==> flow/design.v <==
module cache_calc (
    input   logic           i_clk,
    input   logic           i_nreset,
    input   logic           i_srst,
    input   logic           i_en,
    input   logic   [29:0]  i_addr,  
    input   logic           i_wr_ready,
    output  logic           o_miss_cache,
    output  logic   [7:0]   o_mem_addr_cache,
    output  logic   [7:0]   o_mem_addr_load
    );
    logic   [21:0]  addr_tag;
    logic   [2:0]   addr_block;
    logic   [24:0]  addr_tag_block;
    logic   [4:0]   addr_word;
    logic   [2:0]   addr_group;
    logic   [7:0]   hit_tag_block_bus;
    logic   [2:0]   num_hit_tag_block;
    logic           hit_tag_block;
    logic           miss_tag_block;
    logic           miss_word_group;
    logic           reliability_full;
    logic           lru_bit_replace_en;
    logic           miss_block0;
    logic           hit_block0;
    logic           replace_block0;
    logic           miss_block1;
    logic           hit_block1;
    logic           replace_block1;
    logic           miss_block2;
    logic           hit_block2;
    logic           replace_block2;
    logic           miss_block3;
    logic           hit_block3;
    logic           replace_block3;
    logic           miss_block4;
    logic           hit_block4;
    logic           replace_block4;
    logic           miss_block5;
    logic           hit_block5;
    logic           replace_block5;
    logic           miss_block6;
    logic           hit_block6;
    logic           replace_block6;
    logic           miss_block7;
    logic           hit_block7;
    logic           replace_block7;
    logic   [6:0]   lru_bit;
    logic   [2:0]   num_fetch_block;
    logic   [24:0]  tag_block_mem [7:0];
    logic   [2:0]   addr_load_block;
    logic   [4:0]   addr_load_word;
    logic   [2:0]   dust_mem_sel_group;
    logic   [7:0]   dust_mem [7:0];
    assign addr_tag = i_addr[29:8];
    assign addr_block = i_addr[7:5];
    assign addr_tag_block = {addr_tag, addr_block};
    assign addr_word = i_addr[4:0];
    assign addr_group = addr_word[4:2];
    generate
    genvar i;
    for (i = 0; i < 8; i ++) begin: hit_gen
        assign hit_tag_block_bus[i] = i_en && tag_block_mem[i] == addr_tag_block;
    end endgenerate
    always_comb
        casex (hit_tag_block_bus)
            8'bxxxx_xxx1: num_hit_tag_block = 3'd0;
            8'bxxxx_xx10: num_hit_tag_block = 3'd1;
            8'bxxxx_x100: num_hit_tag_block = 3'd2;
            8'bxxxx_1000: num_hit_tag_block = 3'd3;
            8'bxxx1_0000: num_hit_tag_block = 3'd4;
            8'bxx10_0000: num_hit_tag_block = 3'd5;
            8'bx100_0000: num_hit_tag_block = 3'd6;
            8'b1000_0000: num_hit_tag_block = 3'd7;
            default: num_hit_tag_block = 3'd0;
        endcase
    assign hit_tag_block = |hit_tag_block_bus;
    assign miss_tag_block = i_en & !hit_tag_block;
    assign miss_word_group = i_en && dust_mem[num_hit_tag_block][addr_group] == 1'b0;
    assign o_miss_cache = miss_tag_block | miss_word_group;
    assign lru_bit_replace_en = i_en;
    assign miss_block0 = miss_tag_block & !lru_bit[6] & !lru_bit[4] & !lru_bit[0];
    assign hit_block0 = i_en && hit_tag_block && num_hit_tag_block == 'd0;
    assign replace_block0 = lru_bit_replace_en & (miss_block0 | hit_block0);
    assign miss_block1 = miss_tag_block & miss_tag_block & !lru_bit[6] & !lru_bit[4] & lru_bit[0];
    assign hit_block1 = i_en && hit_tag_block && num_hit_tag_block == 'd1;
    assign replace_block1 = lru_bit_replace_en & (miss_block1 | hit_block1);
    assign miss_block2 = miss_tag_block & !lru_bit[6] & lru_bit[4] & !lru_bit[1];
    assign hit_block2 = i_en && hit_tag_block && num_hit_tag_block == 'd2;
    assign replace_block2 = lru_bit_replace_en & (miss_block2 | hit_block2);
    assign miss_block3 = miss_tag_block & !lru_bit[6] & lru_bit[4] & lru_bit[1];
    assign hit_block3 = i_en && hit_tag_block && num_hit_tag_block == 'd3;
    assign replace_block3 = lru_bit_replace_en & (miss_block3 | hit_block3);
    assign miss_block4 = miss_tag_block & lru_bit[6] & !lru_bit[5] & !lru_bit[2];
    assign hit_block4 = i_en && hit_tag_block && num_hit_tag_block == 'd4;
    assign replace_block4 = lru_bit_replace_en & (miss_block4 | hit_block4);
    assign miss_block5 = miss_tag_block & lru_bit[6] & !lru_bit[5] & lru_bit[2];
    assign hit_block5 = i_en && hit_tag_block && num_hit_tag_block == 'd5;
    assign replace_block5 = lru_bit_replace_en & (miss_block5 | hit_block5);
    assign miss_block6 = miss_tag_block & lru_bit[6] & lru_bit[5] & !lru_bit[3];
    assign hit_block6 = i_en && hit_tag_block && num_hit_tag_block == 'd6;
    assign replace_block6 = lru_bit_replace_en & (miss_block6 | hit_block6);
    assign miss_block7 = miss_tag_block & lru_bit[6] & lru_bit[5] & lru_bit[3];
    assign hit_block7 = i_en && hit_tag_block && num_hit_tag_block == 'd7;
    assign replace_block7 = lru_bit_replace_en & (miss_block7 | hit_block7);
    always_ff @(posedge i_clk, negedge i_nreset)
        if (!i_nreset) lru_bit <= 'd0;
        else if (i_srst) lru_bit <= 'd0;
        else if (replace_block0) begin
            lru_bit[6] <= 1'b1;
            lru_bit[4] <= 1'b1;
            lru_bit[0] <= 1'b1;
        end
        else if (replace_block1) begin
            lru_bit[6] <= 1'b1;
            lru_bit[4] <= 1'b1;
            lru_bit[0] <= 1'b0;
        end
        else if (replace_block2) begin
            lru_bit[6] <= 1'b1;
            lru_bit[4] <= 1'b0;
            lru_bit[1] <= 1'b1;
        end
        else if (replace_block3) begin
            lru_bit[6] <= 1'b1;
            lru_bit[4] <= 1'b0;
            lru_bit[1] <= 1'b0;
        end
        else if (replace_block4) begin
            lru_bit[6] <= 1'b0;
            lru_bit[5] <= 1'b1;
            lru_bit[2] <= 1'b1;
        end
        else if (replace_block5) begin
            lru_bit[6] <= 1'b0;
            lru_bit[5] <= 1'b1;
            lru_bit[2] <= 1'b0;
        end
        else if (replace_block6) begin
            lru_bit[6] <= 1'b0;
            lru_bit[5] <= 1'b0;
            lru_bit[3] <= 1'b1;
        end
        else if (replace_block7) begin
            lru_bit[6] <= 1'b0;
            lru_bit[5] <= 1'b0;
            lru_bit[3] <= 1'b0;
        end
    always_comb
        casex (lru_bit)
            7'b0x0_xxx0: num_fetch_block = 3'd0;
            7'b0x0_xxx1: num_fetch_block = 3'd1;
            7'b0x1_xx0x: num_fetch_block = 3'd2;
            7'b0x1_xx1x: num_fetch_block = 3'd3;
            7'b10x_x0xx: num_fetch_block = 3'd4;
            7'b10x_x1xx: num_fetch_block = 3'd5;
            7'b11x_0xxx: num_fetch_block = 3'd6;
            7'b11x_1xxx: num_fetch_block = 3'd7;
            default: num_fetch_block = 3'd0;
        endcase
    always_ff @(posedge i_clk, negedge i_nreset)
        if (!i_nreset) for (int i = 0; i < 8; i ++) tag_block_mem[i] <= 'd0;
        else if (i_srst) for (int i = 0; i < 8; i ++) tag_block_mem[i] <= 'd0;
        else if (miss_tag_block) tag_block_mem[num_fetch_block] <= addr_tag_block;
    assign addr_load_block = o_mem_addr_load[7:5];
    assign addr_load_word = o_mem_addr_load[4:0];
    assign dust_mem_sel_group = addr_load_word[4:2];
    always_ff @(posedge i_clk, negedge i_nreset)
        if (!i_nreset) for (int i = 0; i < 8; i ++) dust_mem[i] <= 'd0;
        else if (i_srst) for (int i = 0; i < 8; i ++) dust_mem[i] <= 'd0;
        else if (miss_tag_block) dust_mem[num_fetch_block] <= 'd0;
        else if (i_wr_ready) dust_mem[addr_load_block][dust_mem_sel_group] <= 1'b1;
    assign o_mem_addr_cache = {num_hit_tag_block, addr_word};
    always_ff @(posedge i_clk, negedge i_nreset)
        if (!i_nreset) o_mem_addr_load <= 'd0;
        else if (i_srst) o_mem_addr_load <= 'd0;
        else if (i_en && miss_tag_block) o_mem_addr_load <= {num_fetch_block, addr_word};
        else if (i_en && miss_word_group) o_mem_addr_load <= {num_hit_tag_block, addr_word};
endmodule
module cache_ahb_ctrl_mem (
    input   logic           i_hclk,
    input   logic           i_hnreset,
    input   logic           i_hsel,
    input   logic   [31:0]  i_haddr,
    input   logic           i_hwrite,
    input   logic   [ 2:0]  i_hsize,
    input   logic   [ 2:0]  i_hburst,
    input   logic   [ 3:0]  i_hprot,
    input   logic   [ 1:0]  i_htrans,
    input   logic           i_hmastlock,
    input   logic           i_hready,
    input   logic   [31:0]  i_hwdata,
    output  logic           o_hready,
    output  logic           o_hresp,
    output  logic   [31:0]  o_hrdata,
    input   logic           i_nbypass,
    input   logic           i_d_cache_en,
    input   logic   [31:0]  i_climit,
    input   logic           i_prefetch_dis,
    input   logic           i_miss_cache,
    input   logic   [7:0]   i_calc_addr_cache,
    input   logic   [7:0]   i_calc_addr_load,
    output  logic           o_calc_srst,
    output  logic           o_calc_en,
    output  logic           o_calc_wr_rdy,
    output  logic   [29:0]  o_calc_addr,
    input   logic           i_sl_hready,
    input   logic           i_sl_hresp,
    input   logic   [31:0]  i_sl_hrdata,
    output  logic           o_sl_hsel,
    output  logic   [31:0]  o_sl_haddr,
    output  logic           o_sl_hwrite,
    output  logic   [2:0]   o_sl_hsize,
    output  logic   [2:0]   o_sl_hburst,
    output  logic   [3:0]   o_sl_hprot,
    output  logic   [1:0]   o_sl_htrans,
    output  logic           o_sl_hmastlock,
    output  logic           o_sl_hready,
    output  logic   [31:0]  o_sl_hwdata,
    input   logic   [31:0]  i_mem_rdata,
    output  logic           o_mem_en,
    output  logic           o_mem_we,
    output  logic   [7:0]   o_mem_addr
    );
    enum logic [3:0] {IDLE, READ_CACHE, PREREAD_FLASH, READ_FLASH,
                      POST_FLASH, READ_POST_FLASH, PREF_ADDR, PREF_DATA,
                      PRETHROUGH, THROUGH} state_list;
    logic           cache_area;
    logic           cache_en;
    logic           request;
    logic           request_read;
    logic           request_read_ready;
    logic           request_reg;
    logic   [31:0]  haddr;
    logic           hwrite;
    logic   [ 2:0]  hsize;
    logic   [ 2:0]  hburst;
    logic   [ 3:0]  hprot;
    logic   [ 1:0]  htrans;
    logic           hmastlock;
    logic   [31:0]  hwdata;
    logic           switch_read_cache;
    logic           switch_preread_flash;
    logic           switch_read_flash;
    logic           switch_pref_addr_pref;
    logic           switch_pref_addr;
    logic           switch_pref_data;
    logic           switch_prethrough;
    logic           switch_through;
    logic   [3:0]   current_state;
    logic   [3:0]   next_state;
    logic           state_idle;
    logic           state_read_cache;
    logic           state_preread_flash;
    logic           state_read_flash;
    logic           state_post_flash;
    logic           state_read_post_flash;
    logic           state_pref_addr;
    logic           state_pref_data;
    logic           state_pretrough;
    logic           state_through;
    logic           gen_addr_rst_flash;
    logic           gen_addr_rst_pref;
    logic           gen_addr_rst;
    logic           gen_addr_set_1;
    logic           gen_addr_inc_flash;
    logic           gen_addr_inc_pref;
    logic           gen_addr_inc;
    logic   [1:0]   gen_addr;
    logic           gen_addr_full;
    logic           mem_gen_addr_rst;
    logic           mem_gen_addr_replace;
    logic   [1:0]   mem_gen_addr;
    logic           mem_gen_addr_full;
    logic           pref_glob_en;
    logic           pref_glob_en_rst;
    logic           pref_full_frame_set;
    logic           pref_full_frame_rst;
    logic           pref_full_frame;
    logic           pref_haddr_full;
    logic           pref_addr_inc_addr;
    logic           pref_addr_inc_data;
    logic           pref_addr_inc;
    logic   [2:0]   pref_addr;
    logic   [27:0]  pref_addr_comb;
    logic           pref_addr_full;
    logic           pref_calc_en;
    logic           mux_request_read;
    logic           mux_read_flash;
    logic           mux_through;
    logic           mux_pref;
    logic           nbypass_reg;
    assign cache_area = i_haddr < i_climit;
    assign cache_en = i_nbypass & cache_area & (!i_hprot[0] | (i_hprot[0] & i_d_cache_en));
    assign request = i_hsel & i_htrans[1] & i_hready;
    assign request_read = request & !i_hwrite & cache_en;
    assign request_read_ready = request_read & o_hready;
    always_ff @(posedge i_hclk, negedge i_hnreset)
        if (!i_hnreset) request_reg <= 'd0;
        else request_reg <= request;
    always_ff @(posedge i_hclk, negedge i_hnreset)
        if (!i_hnreset) haddr <= 'd0;
        else if (request) haddr <= i_haddr;
    always_ff @(posedge i_hclk, negedge i_hnreset)
        if (!i_hnreset) hwrite <= 'd0;
        else if (request) hwrite <= i_hwrite;
    always_ff @(posedge i_hclk, negedge i_hnreset)
        if (!i_hnreset) hsize <= 'd0;
        else if (request) hsize <= i_hsize;
    always_ff @(posedge i_hclk, negedge i_hnreset)
        if (!i_hnreset) hburst <= 'd0;
        else if (request) hburst <= i_hburst;
    always_ff @(posedge i_hclk, negedge i_hnreset)
        if (!i_hnreset) hprot <= 'd0;
        else if (request) hprot <= i_hprot;
    always_ff @(posedge i_hclk, negedge i_hnreset)
        if (!i_hnreset) htrans <= 'd0;
        else if (request) htrans <= i_htrans;
    always_ff @(posedge i_hclk, negedge i_hnreset)
        if (!i_hnreset) hmastlock <= 'd0;
        else if (request) hmastlock <= i_hmastlock;
    always_ff @(posedge i_hclk, negedge i_hnreset)
        if (!i_hnreset) hwdata <= 'd0;
        else if (request_reg) hwdata <= i_hwdata;
    assign o_hready = !state_pretrough & !state_through & !state_preread_flash & !state_read_flash & !state_post_flash
                      | (state_through & i_sl_hready);
    assign o_hresp = state_through ? i_sl_hresp: 1'b0;
    assign o_hrdata = state_read_cache || state_read_post_flash ? i_mem_rdata:
                      state_through ? i_sl_hrdata: 'd0;
    assign switch_read_cache = request_read_ready & !i_miss_cache;
    assign switch_preread_flash = request_read_ready & i_miss_cache & !i_sl_hready;
    assign switch_read_flash = request_read_ready & i_miss_cache & i_sl_hready;
    assign switch_pref_addr_pref = pref_glob_en & !pref_addr_full & !pref_haddr_full;
    assign switch_pref_addr = state_idle & i_sl_hready & !request & !i_prefetch_dis & i_nbypass & switch_pref_addr_pref;
    assign switch_pref_data = !request & !i_hwrite & i_miss_cache & !gen_addr_full & !i_prefetch_dis & i_nbypass;
    assign switch_prethrough = i_hsel & i_htrans[1] & !cache_en & !i_sl_hready;
    assign switch_through = i_hsel & i_htrans[1] & !cache_en & i_sl_hready;
    always_ff @(posedge i_hclk, negedge i_hnreset)
        if (!i_hnreset) current_state <= IDLE;
        else current_state <= next_state;
    always_comb
        case (current_state)
            IDLE:
                if (switch_through)
                    next_state = THROUGH;
                else if (switch_prethrough)
                    next_state = PRETHROUGH;
                else if (switch_read_cache)
                    next_state = READ_CACHE;
                else if (switch_preread_flash)
                    next_state = PREREAD_FLASH;
                else if (switch_read_flash)
                    next_state = READ_FLASH;
                else if (switch_pref_addr)
                    next_state = PREF_ADDR;
                else
                    next_state = IDLE;
            READ_CACHE:
                if (switch_through)
                    next_state = THROUGH;
                else if (switch_prethrough)
                    next_state = PRETHROUGH;
                else if (switch_preread_flash)
                    next_state = PREREAD_FLASH;
                else if (switch_read_flash)
                    next_state = READ_FLASH;
                else if (!request_read_ready)
                    next_state = IDLE;
                else
                    next_state = READ_CACHE;
            PREREAD_FLASH:
                if (i_sl_hready)
                    next_state = READ_FLASH;
                else
                    next_state = PREREAD_FLASH;
            READ_FLASH:
                if (o_calc_wr_rdy)
                    next_state = POST_FLASH;
                else
                    next_state = READ_FLASH;
            POST_FLASH:
                next_state = READ_POST_FLASH;
            READ_POST_FLASH:
                if (switch_through)
                    next_state = THROUGH;
                else if (switch_prethrough)
                    next_state = PRETHROUGH;
                else if (switch_read_cache)
                    next_state = READ_CACHE;
                else if (!request_read_ready)
                    next_state = IDLE;
                else
                    next_state = READ_FLASH;
            PREF_ADDR:
                if (switch_through)
                    next_state = THROUGH;
                else if (switch_prethrough)
                    next_state = PRETHROUGH;
                else if (switch_read_cache)
                    next_state = READ_CACHE;
                else if (switch_preread_flash)
                    next_state = PREREAD_FLASH;
                else if (switch_read_flash)
                    next_state = READ_FLASH;
                else if (i_prefetch_dis || (pref_addr_full && !i_miss_cache))
                    next_state = IDLE;
                else if (switch_pref_data)
                    next_state = PREF_DATA;
                else
                    next_state = PREF_ADDR;
            PREF_DATA:
                if (switch_through)
                    next_state = THROUGH;
                else if (switch_prethrough)
                    next_state = PRETHROUGH;
                else if (switch_read_cache)
                    next_state = READ_CACHE;
                else if (switch_preread_flash)
                    next_state = PREREAD_FLASH;
                else if (switch_read_flash)
                    next_state = READ_FLASH;
                else if (i_prefetch_dis || (pref_full_frame && mem_gen_addr_full && o_calc_wr_rdy))
                    next_state = IDLE;
                else if (switch_pref_addr && !i_miss_cache)
                    next_state = PREF_ADDR;
                else
                    next_state = PREF_DATA;
            PRETHROUGH:
                if (i_sl_hready)
                    next_state = THROUGH;
                else
                    next_state = PRETHROUGH;
            THROUGH:
                if (switch_read_cache)
                    next_state = READ_CACHE;
                else if (switch_preread_flash)
                    next_state = PREREAD_FLASH;
                else if (switch_read_flash)
                    next_state = READ_FLASH;
                else if (i_sl_hready && !request)
                    next_state = IDLE;
                else
                    next_state = THROUGH;
            default:
                next_state = IDLE;
        endcase
    assign state_idle = current_state == IDLE;
    assign state_read_cache = current_state == READ_CACHE;
    assign state_preread_flash = current_state == PREREAD_FLASH;
    assign state_read_flash = current_state == READ_FLASH;
    assign state_post_flash = current_state == POST_FLASH;
    assign state_read_post_flash = current_state == READ_POST_FLASH;
    assign state_pref_addr = current_state == PREF_ADDR;
    assign state_pref_data = current_state == PREF_DATA;
    assign state_pretrough = current_state == PRETHROUGH;
    assign state_through = current_state == THROUGH;
    assign gen_addr_rst_flash = !state_read_flash | (state_read_flash & o_calc_wr_rdy);
    assign gen_addr_rst_pref = !state_pref_addr & !state_pref_data;
    assign gen_addr_rst = !gen_addr_set_1
        & ((switch_read_flash & !i_sl_hready) | (gen_addr_rst_flash & gen_addr_rst_pref));
    assign gen_addr_set_1 = (switch_read_flash | state_preread_flash) & i_sl_hready;
    assign gen_addr_inc_flash = (state_read_flash & i_sl_hready & !mem_gen_addr_full);
    assign gen_addr_inc_pref = (state_pref_addr & i_miss_cache) | (state_pref_data & i_sl_hready & !pref_full_frame);
    assign gen_addr_inc = !gen_addr_rst & !gen_addr_set_1 & (gen_addr_inc_flash | gen_addr_inc_pref);
    always_ff @(posedge i_hclk, negedge i_hnreset)
        if (!i_hnreset) gen_addr <= 'd0;
        else if (gen_addr_rst) gen_addr <= 'd0;
        else if (gen_addr_set_1) gen_addr <= 2'd1;
        else if (gen_addr_inc) gen_addr <= gen_addr + 2'd1;
    assign gen_addr_full = &gen_addr;
    assign mem_gen_addr_rst = switch_read_flash | switch_pref_addr;
    assign mem_gen_addr_replace = o_mem_we;
    always_ff @(posedge i_hclk, negedge i_hnreset)
        if (!i_hnreset) mem_gen_addr <= 'd0;
        else if (mem_gen_addr_rst) mem_gen_addr <= 'd0;
        else if (mem_gen_addr_replace) mem_gen_addr <= gen_addr;
    assign mem_gen_addr_full = &mem_gen_addr;
    assign o_mem_en = switch_read_cache | o_mem_we | state_post_flash;
    assign o_mem_we = (state_read_flash | state_pref_data) & i_sl_hready;
    always_comb
        casex ({switch_read_cache, state_read_flash, state_post_flash, state_pref_data})
            4'b1xxx: o_mem_addr = i_calc_addr_cache;
            4'b01xx: o_mem_addr = {i_calc_addr_load[7:2], mem_gen_addr};
            4'b001x: o_mem_addr = i_calc_addr_load;
            4'b0001: o_mem_addr = {i_calc_addr_load[7:2], mem_gen_addr};
            default: o_mem_addr = 'd0;
        endcase
    assign pref_glob_en_rst = state_through | !i_nbypass | i_prefetch_dis;
    always_ff @(posedge i_hclk, negedge i_hnreset)
        if (!i_hnreset) pref_glob_en <= 'd0;
        else if (pref_glob_en_rst) pref_glob_en <= 1'b0;
        else if (request_read_ready) pref_glob_en <= 1'b1;
    assign pref_full_frame_set = pref_addr_full & gen_addr_full & gen_addr_inc;
    assign pref_full_frame_rst = mem_gen_addr_full & mem_gen_addr_replace & o_calc_wr_rdy;
    always_ff @(posedge i_hclk, negedge i_hnreset)
        if (!i_hnreset) pref_full_frame <= 'd0;
        else if (pref_full_frame_set) pref_full_frame <= 1'b1;
        else if (pref_full_frame_rst) pref_full_frame <= 1'b0;
    assign pref_haddr_full = haddr[6:4] == 3'h7;
    assign pref_addr_inc_addr = state_pref_addr & !i_miss_cache;
    assign pref_addr_inc_data = state_pref_data & gen_addr_full & gen_addr_inc;
    assign pref_addr_inc = (pref_addr_inc_addr | pref_addr_inc_data) & !pref_addr_full;
    always_ff @(posedge i_hclk, negedge i_hnreset)
        if (!i_hnreset) pref_addr <= 'd0;
        else if (switch_pref_addr) pref_addr <= haddr[6:4] + 3'h1;
        else if (pref_addr_inc) pref_addr <= pref_addr + 3'h1;
    assign pref_addr_comb = {haddr[31:7], pref_addr};
    assign pref_addr_full = &pref_addr;
    assign pref_calc_en = !request_read & (state_pref_addr | (state_pref_data & o_calc_wr_rdy & !pref_full_frame));
    assign mux_request_read = request_read & i_miss_cache;
    assign mux_read_flash = state_read_flash & !mem_gen_addr_full | state_preread_flash;
    assign mux_through = (switch_through | state_through) & !switch_read_cache;
    assign mux_pref = (state_pref_addr | state_pref_data) & !pref_full_frame;
    always_comb
        casex ({mux_request_read, mux_read_flash, state_pretrough, mux_through, mux_pref})
            5'b1_xxxx:
                begin
                    o_sl_hsel = 1'b1;
                    o_sl_haddr = {i_haddr[31:4], 4'h0};
                    o_sl_hwrite = 1'b0;
                    o_sl_hsize = 3'h2;
                    o_sl_hburst = i_hburst;
                    o_sl_hprot = i_hprot;
                    o_sl_htrans = i_htrans;
                    o_sl_hmastlock = i_hmastlock;
                    o_sl_hready = i_hready & i_sl_hready;
                    o_sl_hwdata = i_hwdata;
                end
            5'b0_1xxx:
                begin
                    o_sl_hsel = !mem_gen_addr_full;
                    o_sl_haddr = {haddr[31:4], gen_addr, 2'h0};
                    o_sl_hwrite = 1'b0;
                    o_sl_hsize = 3'h2;
                    o_sl_hburst = hburst;
                    o_sl_hprot = hprot;
                    o_sl_htrans = htrans;
                    o_sl_hmastlock = hmastlock;
                    o_sl_hready = i_sl_hready;
                    o_sl_hwdata = 32'd0;
                end
            5'b0_01xx:
                begin
                    o_sl_hsel = 1'b1;
                    o_sl_haddr = haddr;
                    o_sl_hwrite = hwrite;
                    o_sl_hsize = hsize;
                    o_sl_hburst = hburst;
                    o_sl_hprot = hprot;
                    o_sl_htrans = htrans;
                    o_sl_hmastlock = hmastlock;
                    o_sl_hready = i_sl_hready;
                    o_sl_hwdata = hwdata;
                end
            5'b0_001x:
                begin
                    o_sl_hsel = i_hsel;
                    o_sl_haddr = i_haddr;
                    o_sl_hwrite = i_hwrite;
                    o_sl_hsize = i_hsize;
                    o_sl_hburst = i_hburst;
                    o_sl_hprot = i_hprot;
                    o_sl_htrans = i_htrans;
                    o_sl_hmastlock = i_hmastlock;
                    o_sl_hready = i_hready;
                    o_sl_hwdata = i_hwdata;
                end
            5'b0_0001:
                begin
                    o_sl_hsel = !pref_full_frame;
                    o_sl_haddr = {pref_addr_comb, gen_addr, 2'h0};
                    o_sl_hwrite = 1'b0;
                    o_sl_hsize = 3'h2;
                    o_sl_hburst = 3'h0;
                    o_sl_hprot = 4'h1;
                    o_sl_htrans = 2'h2;
                    o_sl_hmastlock = 1'b0;
                    o_sl_hready = i_sl_hready;
                    o_sl_hwdata = 32'd0;
                end
            default:
                begin
                    o_sl_hsel = 1'b0;
                    o_sl_haddr = 32'd0;
                    o_sl_hwrite = 1'b0;
                    o_sl_hsize = 3'h0;
                    o_sl_hburst = 3'h0;
                    o_sl_hprot = 4'h0;
                    o_sl_htrans = 2'h0;
                    o_sl_hmastlock = 1'b0;
                    o_sl_hready = i_sl_hready;
                    o_sl_hwdata = i_hwdata;
                end
        endcase
    always_ff @(posedge i_hclk, negedge i_hnreset)
        if (!i_hnreset) nbypass_reg <= 'd0;
        else nbypass_reg <= i_nbypass;
    assign o_calc_srst = i_nbypass & !nbypass_reg;
    assign o_calc_en = request_read_ready | pref_calc_en;
    assign o_calc_wr_rdy = mem_gen_addr_full & o_mem_we;
    assign o_calc_addr = request_read_ready ? i_haddr[31:2]: {pref_addr_comb, 2'h0};
endmodule
module cache (
    input   logic           i_hclk,
    input   logic           i_hnreset,
    input   logic           i_hsel_m,
    input   logic   [31:0]  i_haddr_m,
    input   logic           i_hwrite_m,
    input   logic   [ 2:0]  i_hsize_m,
    input   logic   [ 2:0]  i_hburst_m,
    input   logic   [ 3:0]  i_hprot_m,
    input   logic   [ 1:0]  i_htrans_m,
    input   logic           i_hmastlock_m,
    input   logic           i_hready_m,
    input   logic   [31:0]  i_hwdata_m,
    output  logic           o_hready_m,
    output  logic           o_hresp_m,
    output  logic   [31:0]  o_hrdata_m,
    input   logic           i_nbypass,
    input   logic   [31:0]  i_climit,
    input   logic           i_d_cache_en,
    output  logic           o_hsel_sl,
    output  logic           o_hready_i_sl,
    output  logic   [31:0]  o_haddr_sl,
    output  logic           o_hwrite_sl,
    output  logic   [2:0]   o_hsize_sl,
    output  logic   [1:0]   o_htrans_sl,
    output  logic   [31:0]  o_hwdata_sl,
    input   logic   [31:0]  i_hrdata_sl,
    input   logic           i_hready_o_sl,
    input   logic           i_hresp_sl,
    output  logic           o_mem_en,
    output  logic           o_mem_we,
    output  logic   [7:0]   o_mem_addr,
    output  logic   [31:0]  o_mem_wdata,
    input   logic   [31:0]  i_mem_rdata
    );
    logic           miss_cache;
    logic           calc_sync_rst;
    logic           calc_en;
    logic   [29:0]  calc_addr;
    logic           calc_wr_rdy;
    logic   [7:0]   calc_mem_addr_cache;
    logic   [7:0]   calc_mem_addr_load;
    logic   [31:0]  mem_rdata;
    logic           mem_en;
    logic           mem_we;
    logic   [7:0]   mem_addr;
    cache_ahb_ctrl_mem cache_ahb_ctrl_mem (
        .i_hclk (i_hclk),
        .i_hnreset (i_hnreset),
        .i_hsel (i_hsel_m),
        .i_haddr (i_haddr_m),
        .i_hwrite (i_hwrite_m),
        .i_hsize (i_hsize_m),
        .i_hburst (i_hburst_m),
        .i_hprot (i_hprot_m),
        .i_htrans (i_htrans_m),
        .i_hmastlock (i_hmastlock_m),
        .i_hready (i_hready_m),
        .i_hwdata (i_hwdata_m),
        .o_hready (o_hready_m),
        .o_hresp (o_hresp_m),
        .o_hrdata (o_hrdata_m),
        .i_nbypass (i_nbypass),
        .i_d_cache_en (i_d_cache_en),
        .i_climit (i_climit),
        .i_prefetch_dis (1'b1),
        .i_miss_cache (miss_cache),
        .i_calc_addr_cache (calc_mem_addr_cache),
        .i_calc_addr_load (calc_mem_addr_load),
        .o_calc_srst (calc_sync_rst),
        .o_calc_en (calc_en),
        .o_calc_wr_rdy (calc_wr_rdy),
        .o_calc_addr (calc_addr),
        .i_sl_hready (i_hready_o_sl),
        .i_sl_hresp (i_hresp_sl),
        .i_sl_hrdata (i_hrdata_sl),
        .o_sl_hsel (o_hsel_sl),
        .o_sl_haddr (o_haddr_sl),
        .o_sl_hwrite (o_hwrite_sl),
        .o_sl_hsize (o_hsize_sl),
        .o_sl_hburst (),
        .o_sl_hprot (),
        .o_sl_htrans (o_htrans_sl),
        .o_sl_hmastlock (),
        .o_sl_hready (o_hready_i_sl),
        .o_sl_hwdata (o_hwdata_sl),
        .i_mem_rdata (mem_rdata),
        .o_mem_en (mem_en),
        .o_mem_we (mem_we),
        .o_mem_addr (mem_addr)
        );
    cache_calc cache_calc (
        .i_clk (i_hclk),
        .i_nreset (i_hnreset),
        .i_srst (calc_sync_rst),
        .i_en (calc_en),
        .i_addr (calc_addr),
        .i_wr_ready (calc_wr_rdy),
        .o_miss_cache (miss_cache),
        .o_mem_addr_cache (calc_mem_addr_cache),
        .o_mem_addr_load (calc_mem_addr_load)
        );
    assign o_mem_en = mem_en;
    assign o_mem_we = mem_we;
    assign o_mem_addr = mem_addr;
    assign o_mem_wdata = i_hrdata_sl;
    assign mem_rdata = i_mem_rdata;
endmodule
Tool chain data of cache --
Tool output for the design above, in the order of the flow. Line numbers count from 1 in the design file above. Library cell names are shortened. Not given: -
Set-up: top module cache, clock input i_hclk, library sky130hd, library corner tt_025C_1v80

After elaboration --
Yosys after proc, flatten, opt, wreduce and memory -nomap, before mapping. Print and check cells are not counted.
Bit counts: register bits 363, bits in latches 0, RAM bits 0, ROM bits 0, clocked read ports x word width 0, memories kept 0, bits of input ports 182, output and inout bits 148, word-level cells 517
Cells by class: $add $sub $neg 3, multipliers 0, div/mod/pow operators 0, order comparisons 1, equality and inequality tests 81, shift-type cells 2, mux-type cells 154, bitwise logic cells 116, reduce/logical cells 124
Operators by type and width (count):
- 2-to-1 mux 25 bit | 24
- 2-to-1 mux 8 bit | 43
- == test 25 bit | 8
- case mux 32 bit (select 5 bit) | 1
- OR reduction 7 bit | 16
- bitwise AND 1 bit | 73
- bitwise AND 8 bit | 8
- OR 8 bit | 8
- case mux 32 bit (select 2 bit) | 1
- case mux 8 bit (select 8 bit) | 1
- 2-to-1 mux 32 bit | 2
- 2-to-1 mux 4 bit | 15
- == test 3 bit with constant B | 17
- 2-to-1 mux 1 bit | 49
- less-than comparator 32 bit | 1
- case mux 4 bit (select 8 bit) | 1
- AND reduction 3 bit | 10
- 2-to-1 mux 30 bit | 1
- zero test 1 bit | 29
- OR 1 bit | 25
- inequality test 3 x 1 -> 1 bit with constant B | 8
- == test 3 x 2 -> 1 bit with constant B | 8
- inequality test 3 bit with constant B | 8
- case mux 8 bit (select 3 bit) | 1
- case mux 3 bit (select 8 bit) | 1
- nonzero test 2 bit | 11
- logical AND 1 bit | 21
- nonzero test 3 bit | 7
Other operator kinds: 38; their cells: 83.

Depth --
Yosys ltp: most cells in a row. Word level: on the elaborated netlist, between registers, memories and ports. Mapped: between sequential cells and ports; inverters and the memories' decode and read muxes count.
Depth: word-level depth 31, ABC_AREA 1, mapped depth 46, gate-level depth less buffers 44

Netlist --
Yosys stat after the flow's synthesis: flattened, memories mapped to cells. It holds for the ABC_AREA given above (unset counts as 0); a run with the other value may have another netlist. The area totals of this step are shown rounded.
Synthesis totals: standard cells after synthesis 3160, synthesis area 22200 um2, sequential part of the area 9080 um2, flip-flop cells 363, buffer cells 151
Cell types:
- dfrtp_1 | count 362, total area 9.06E+03 um2
- nand2_1 | count 1018, total area 3.82E+03 um2
- inv_1 | count 445, total area 1.67E+03 um2
- o21ai_0 | count 285, total area 1.43E+03 um2
- nand3_1 | count 257, total area 1.29E+03 um2
- nor2_1 | count 188, total area 705.677 um2
- a21oi_1 | count 104, total area 520.499 um2
- ha_1 | count 34, total area 425.408 um2
- nand4_1 | count 50, total area 312.8 um2
- buf_4 | count 40, total area 300.288 um2
- o21ai_1 | count 52, total area 260.25 um2
- clkbuf_1 | count 66, total area 247.738 um2
- mux2_2 | count 19, total area 213.955 um2
- nand4_2 | count 17, total area 212.704 um2
- nand2_2 | count 33, total area 206.448 um2
- mux2_1 | count 18, total area 202.694 um2
- xor2_1 | count 23, total area 201.443 um2
- buf_2 | count 35, total area 175.168 um2
Other cell types: 33; their cells: 114.

Worst setup path after synthesis --
Path of least setup slack by OpenSTA after synthesis, without wires, with an ideal clock, recovery checks aside; 20% of the period is set as input and as output delay. Where synthesis merged equal registers, the netlist keeps one of their names.
Timing after synthesis: path kind input-to-output, start point input port i_climit[21], end point output port o_hwdata_sl[18], period 12000 ps, external input delay 2400 ps, external output delay 2400 ps, time at the first pin 2400 ps, data arrival time 6469 ps, data required time 9600 ps, setup slack 3131 ps, delay of the path 4069 ps, stages 39, buffers on the path 4, synthesis period reached 8869 ps
"delay of the path" is the arrival time less input delay plus setup time. A path that ends at an output port has no setup time. "stages" counts driving pins, that of a launching flip-flop among them; a cell with two outputs on the path counts twice. "synthesis period reached" = period - worst setup slack (recovery checks aside). The figure is calculated, with input and output delays left at 20% of the set period. Between the ends stands the longest chain of elaborated cells between them, by number of cells; it is not shown to be the way that was timed. Of several equally long chains one is given. A line is the first line of the expression or statement that the cell stems from. Yosys adds cells for indexed reads and writes and turns some case tables into memories.
Between the ends, after synthesis: cells stage by stage inv_1 ha_1 a21oi_1 nor2_1 nor2_1 nand3_1 a21oi_1 nand3_2 nor2_4 buf_6 nand4_1 nand2_4 nand2_1 nand2_1 nand2_1 nor2_1 nand2_1 nor2_1 (+3 left out) nand3_1 nand2_2 nor2_4 buf_6 nand3_1 nand2_1 nor2_1 nand2_1 nand2_1 nand3_1 nand3_1 nand3_4 nand2_4 inv_4 nand4_4 buf_6 buf_4 o21ai_1, cells in the longest elaborated chain 23, elaborated cells on any way between the ends 63, those cells by class compare (1); eq/ne (25); shift (1); mux (4); logic (15); reduce/logical (17)
Ends and longest elaborated chain, after synthesis:
- start, declared | line 620 | input   logic   [31:0]  i_climit,
- less-than comparator 32 bit | line 293 | assign cache_area = i_haddr < i_climit;
- bitwise AND 1 bit x2 | line 294 | assign cache_en = i_nbypass & cache_area & (!i_hprot[0] | (i_hprot[0] & i_d_cache_en));
- bitwise AND 1 bit | line 296 | assign request_read = request & !i_hwrite & cache_en;
- zero test 1 bit | line 509 | assign pref_calc_en = !request_read & (state_pref_addr | (state_pref_data & o_calc_wr_rdy & !pref_full_frame)) ...
- bitwise AND 1 bit | line 509
- OR 1 bit | line 599 | assign o_calc_en = request_read_ready | pref_calc_en;
- logical AND 1 bit | line 63 | assign hit_tag_block_bus[i] = i_en && tag_block_mem[i] == addr_tag_block;
- (+8 left out)
- zero test 1 bit | line 330 | assign switch_read_cache = request_read_ready & !i_miss_cache;
- bitwise AND 1 bit | line 330
- zero test 1 bit | line 512 | assign mux_through = (switch_through | state_through) & !switch_read_cache;
- bitwise AND 1 bit | line 512
- == test 5 x 1 -> 1 bit | line 515 | casex ({mux_request_read, mux_read_flash, state_pretrough, mux_through, mux_pref})
- OR reduction 2 bit
- case mux 32 bit (select 2 bit) | line 515
- end, declared | line 628 | output  logic   [31:0]  o_hwdata_sl,

Worst path after layout --
From the final timing report of stored run 1: the path of least setup slack in the routed layout; clock arrival at registers is part of the times. The path's times are printed in steps of 10 ps; the period is the one set.
Timing post-layout: path kind input-to-output, start point input port i_haddr_m[7], end point output port o_haddr_sl[15], period 12000 ps, external input delay 2400 ps, external output delay 2400 ps, time at the first pin 2400 ps, data arrival time 9150 ps, data required time 9600 ps, setup slack 450 ps, stages 41, buffers on the path 4
Between the ends stands the longest chain of elaborated cells between them, by number of cells; it is not shown to be the way that was timed. Of several equally long chains one is given.
Between the ends, post-layout: cells stage by stage clkdlybuf4s50_1 ha_1 a21oi_1 o21a_1 nand2_1 nand2_2 nand2_1 nand2_1 nand3_2 nor2_4 nand3_4 buf_12 nand2_1 nand2_1 nand2_1 o21ai_0 nor2_1 nand3_1 (+5 left out) nand2_2 nand2_2 inv_1 nand2_1 nand2_1 nor2_1 nand2_1 nand2_1 nand3_1 nand3_1 nand3_4 nand2_2 nand3_2 o21bai_4 buf_12 nand2_1 nand2_1 clkdlybuf4s50_1, cells in the longest elaborated chain 22, elaborated cells on any way between the ends 63, those cells by class compare (1); eq/ne (26); shift (1); mux (4); logic (15); reduce/logical (16)
Ends and longest elaborated chain, post-layout:
- start, declared | line 607 | input   logic   [31:0]  i_haddr_m,
- less-than comparator 32 bit | line 293 | assign cache_area = i_haddr < i_climit;
- bitwise AND 1 bit x2 | line 294 | assign cache_en = i_nbypass & cache_area & (!i_hprot[0] | (i_hprot[0] & i_d_cache_en));
- bitwise AND 1 bit | line 296 | assign request_read = request & !i_hwrite & cache_en;
- zero test 1 bit | line 509 | assign pref_calc_en = !request_read & (state_pref_addr | (state_pref_data & o_calc_wr_rdy & !pref_full_frame)) ...
- bitwise AND 1 bit | line 509
- OR 1 bit | line 599 | assign o_calc_en = request_read_ready | pref_calc_en;
- logical AND 1 bit | line 63 | assign hit_tag_block_bus[i] = i_en && tag_block_mem[i] == addr_tag_block;
- (+7 left out)
- OR 1 bit | line 80 | assign o_miss_cache = miss_tag_block | miss_word_group;
- zero test 1 bit | line 330 | assign switch_read_cache = request_read_ready & !i_miss_cache;
- bitwise AND 1 bit | line 330
- zero test 1 bit | line 512 | assign mux_through = (switch_through | state_through) & !switch_read_cache;
- bitwise AND 1 bit | line 512
- == test 5 x 1 -> 1 bit | line 515 | casex ({mux_request_read, mux_read_flash, state_pretrough, mux_through, mux_pref})
- case mux 32 bit (select 5 bit) | line 515
- end, declared | line 624 | output  logic   [31:0]  o_haddr_sl,

Memo
Re: implementation data of cache

cache through Yosys and OpenROAD on sky130hd: 2 stored runs, unordered, with their settings and measured results. The constraints put input and output delay at 20% of the set period each and load the outputs with 0.01 pF.
"clock period achieved" is the run's clock period less its worst setup slack. It is reckoned from that one timing run; input and output delays stay at 20% of the period that was set.
"allowed time less slack (worst setup path)" means the part of the period allowed to the worst setup path (the constraints hold back 20% at inputs and 20% at outputs) less its slack; where the path has registers, the arrival times of their clocks count too.
By "total design power" is meant OpenSTA's value without simulated activity: inputs other than the clock are taken to toggle once in ten clock periods, and the tool carries that through the logic.
"allowed time less slack (worst setup path)" is known to 10 ps.
The measured numbers are rounded.

[stored run 1] flow files
==> flow/run.sh <==
#!/bin/bash
# the make line also repeats the synthesis and layout settings of config.mk as NAME=value (left out here)
make -C /OpenROAD-flow-scripts/flow DESIGN_CONFIG=/design/flow/config.mk WORK_HOME=/design/flow/orfs CLKGATE_MAP_FILE= finish
==> flow/config.mk <==
export PLATFORM = sky130hd
export DESIGN_NAME = cache
export DESIGN_NICKNAME = cache
export VERILOG_FILES = /design/flow/design.v
export SDC_FILE = /design/flow/constraint.sdc
export NUM_CORES = 4
export LEC_CHECK = 0
export ABC_AREA = 1
export CAP_MARGIN = 25
export CORE_MARGIN = 4
export CORE_UTILIZATION = 22
export CTS_CLUSTER_SIZE = 94
export MAX_ROUTING_LAYER = met4
export SLEW_MARGIN = 30
==> flow/constraint.sdc <==
create_clock -name core_clock -period 12.0 [get_ports {i_hclk}]
set_input_delay 2.4000 -clock core_clock [delete_from_list [all_inputs] [get_ports {i_hclk}]]
set_output_delay 2.4000 -clock core_clock [all_outputs]
set_load 0.01 [all_outputs]

[stored run 1] result: worst-case hold slack 480 ps; die outline area 106000 um2; utilization of the finished layout 28.7 %; clock period achieved 11548 ps; total design power 4520 uW; chip area in the Yosys report 22200 um2; total negative slack 0 ps; allowed time less slack (worst setup path) 6750 ps; critical path kind input-to-output; setup slack of the worst path 452 ps

[stored run 2] flow files
==> flow/run.sh <==
#!/bin/bash
# the make line also repeats the synthesis and layout settings of config.mk as NAME=value (left out here)
make -C /OpenROAD-flow-scripts/flow DESIGN_CONFIG=/design/flow/config.mk WORK_HOME=/design/flow/orfs CLKGATE_MAP_FILE= finish
==> flow/config.mk <==
export PLATFORM = sky130hd
export DESIGN_NAME = cache
export DESIGN_NICKNAME = cache
export VERILOG_FILES = /design/flow/design.v
export SDC_FILE = /design/flow/constraint.sdc
export NUM_CORES = 4
export LEC_CHECK = 0
export CAP_MARGIN = 20
export CELL_PAD_IN_SITES_DETAIL_PLACEMENT = 2
export CELL_PAD_IN_SITES_GLOBAL_PLACEMENT = 3
export CORE_MARGIN = 2
export CORE_UTILIZATION = 27
export CTS_CLUSTER_SIZE = 56
export MIN_ROUTING_LAYER = met2
export PLACE_DENSITY_LB_ADDON = 0.25
export SLEW_MARGIN = 20
==> flow/constraint.sdc <==
create_clock -name core_clock -period 12.0 [get_ports {i_hclk}]
set_input_delay 2.4000 -clock core_clock [delete_from_list [all_inputs] [get_ports {i_hclk}]]
set_output_delay 2.4000 -clock core_clock [all_outputs]
set_load 0.01 [all_outputs]

[stored run 2] result: worst-case hold slack 492 ps; die outline area 86900 um2; utilization of the finished layout 36.1 %; clock period achieved 11972 ps; total design power 4600 uW; chip area in the Yosys report 22800 um2; total negative slack 0 ps; allowed time less slack (worst setup path) 7170 ps; critical path kind input-to-output; setup slack of the worst path 28 ps
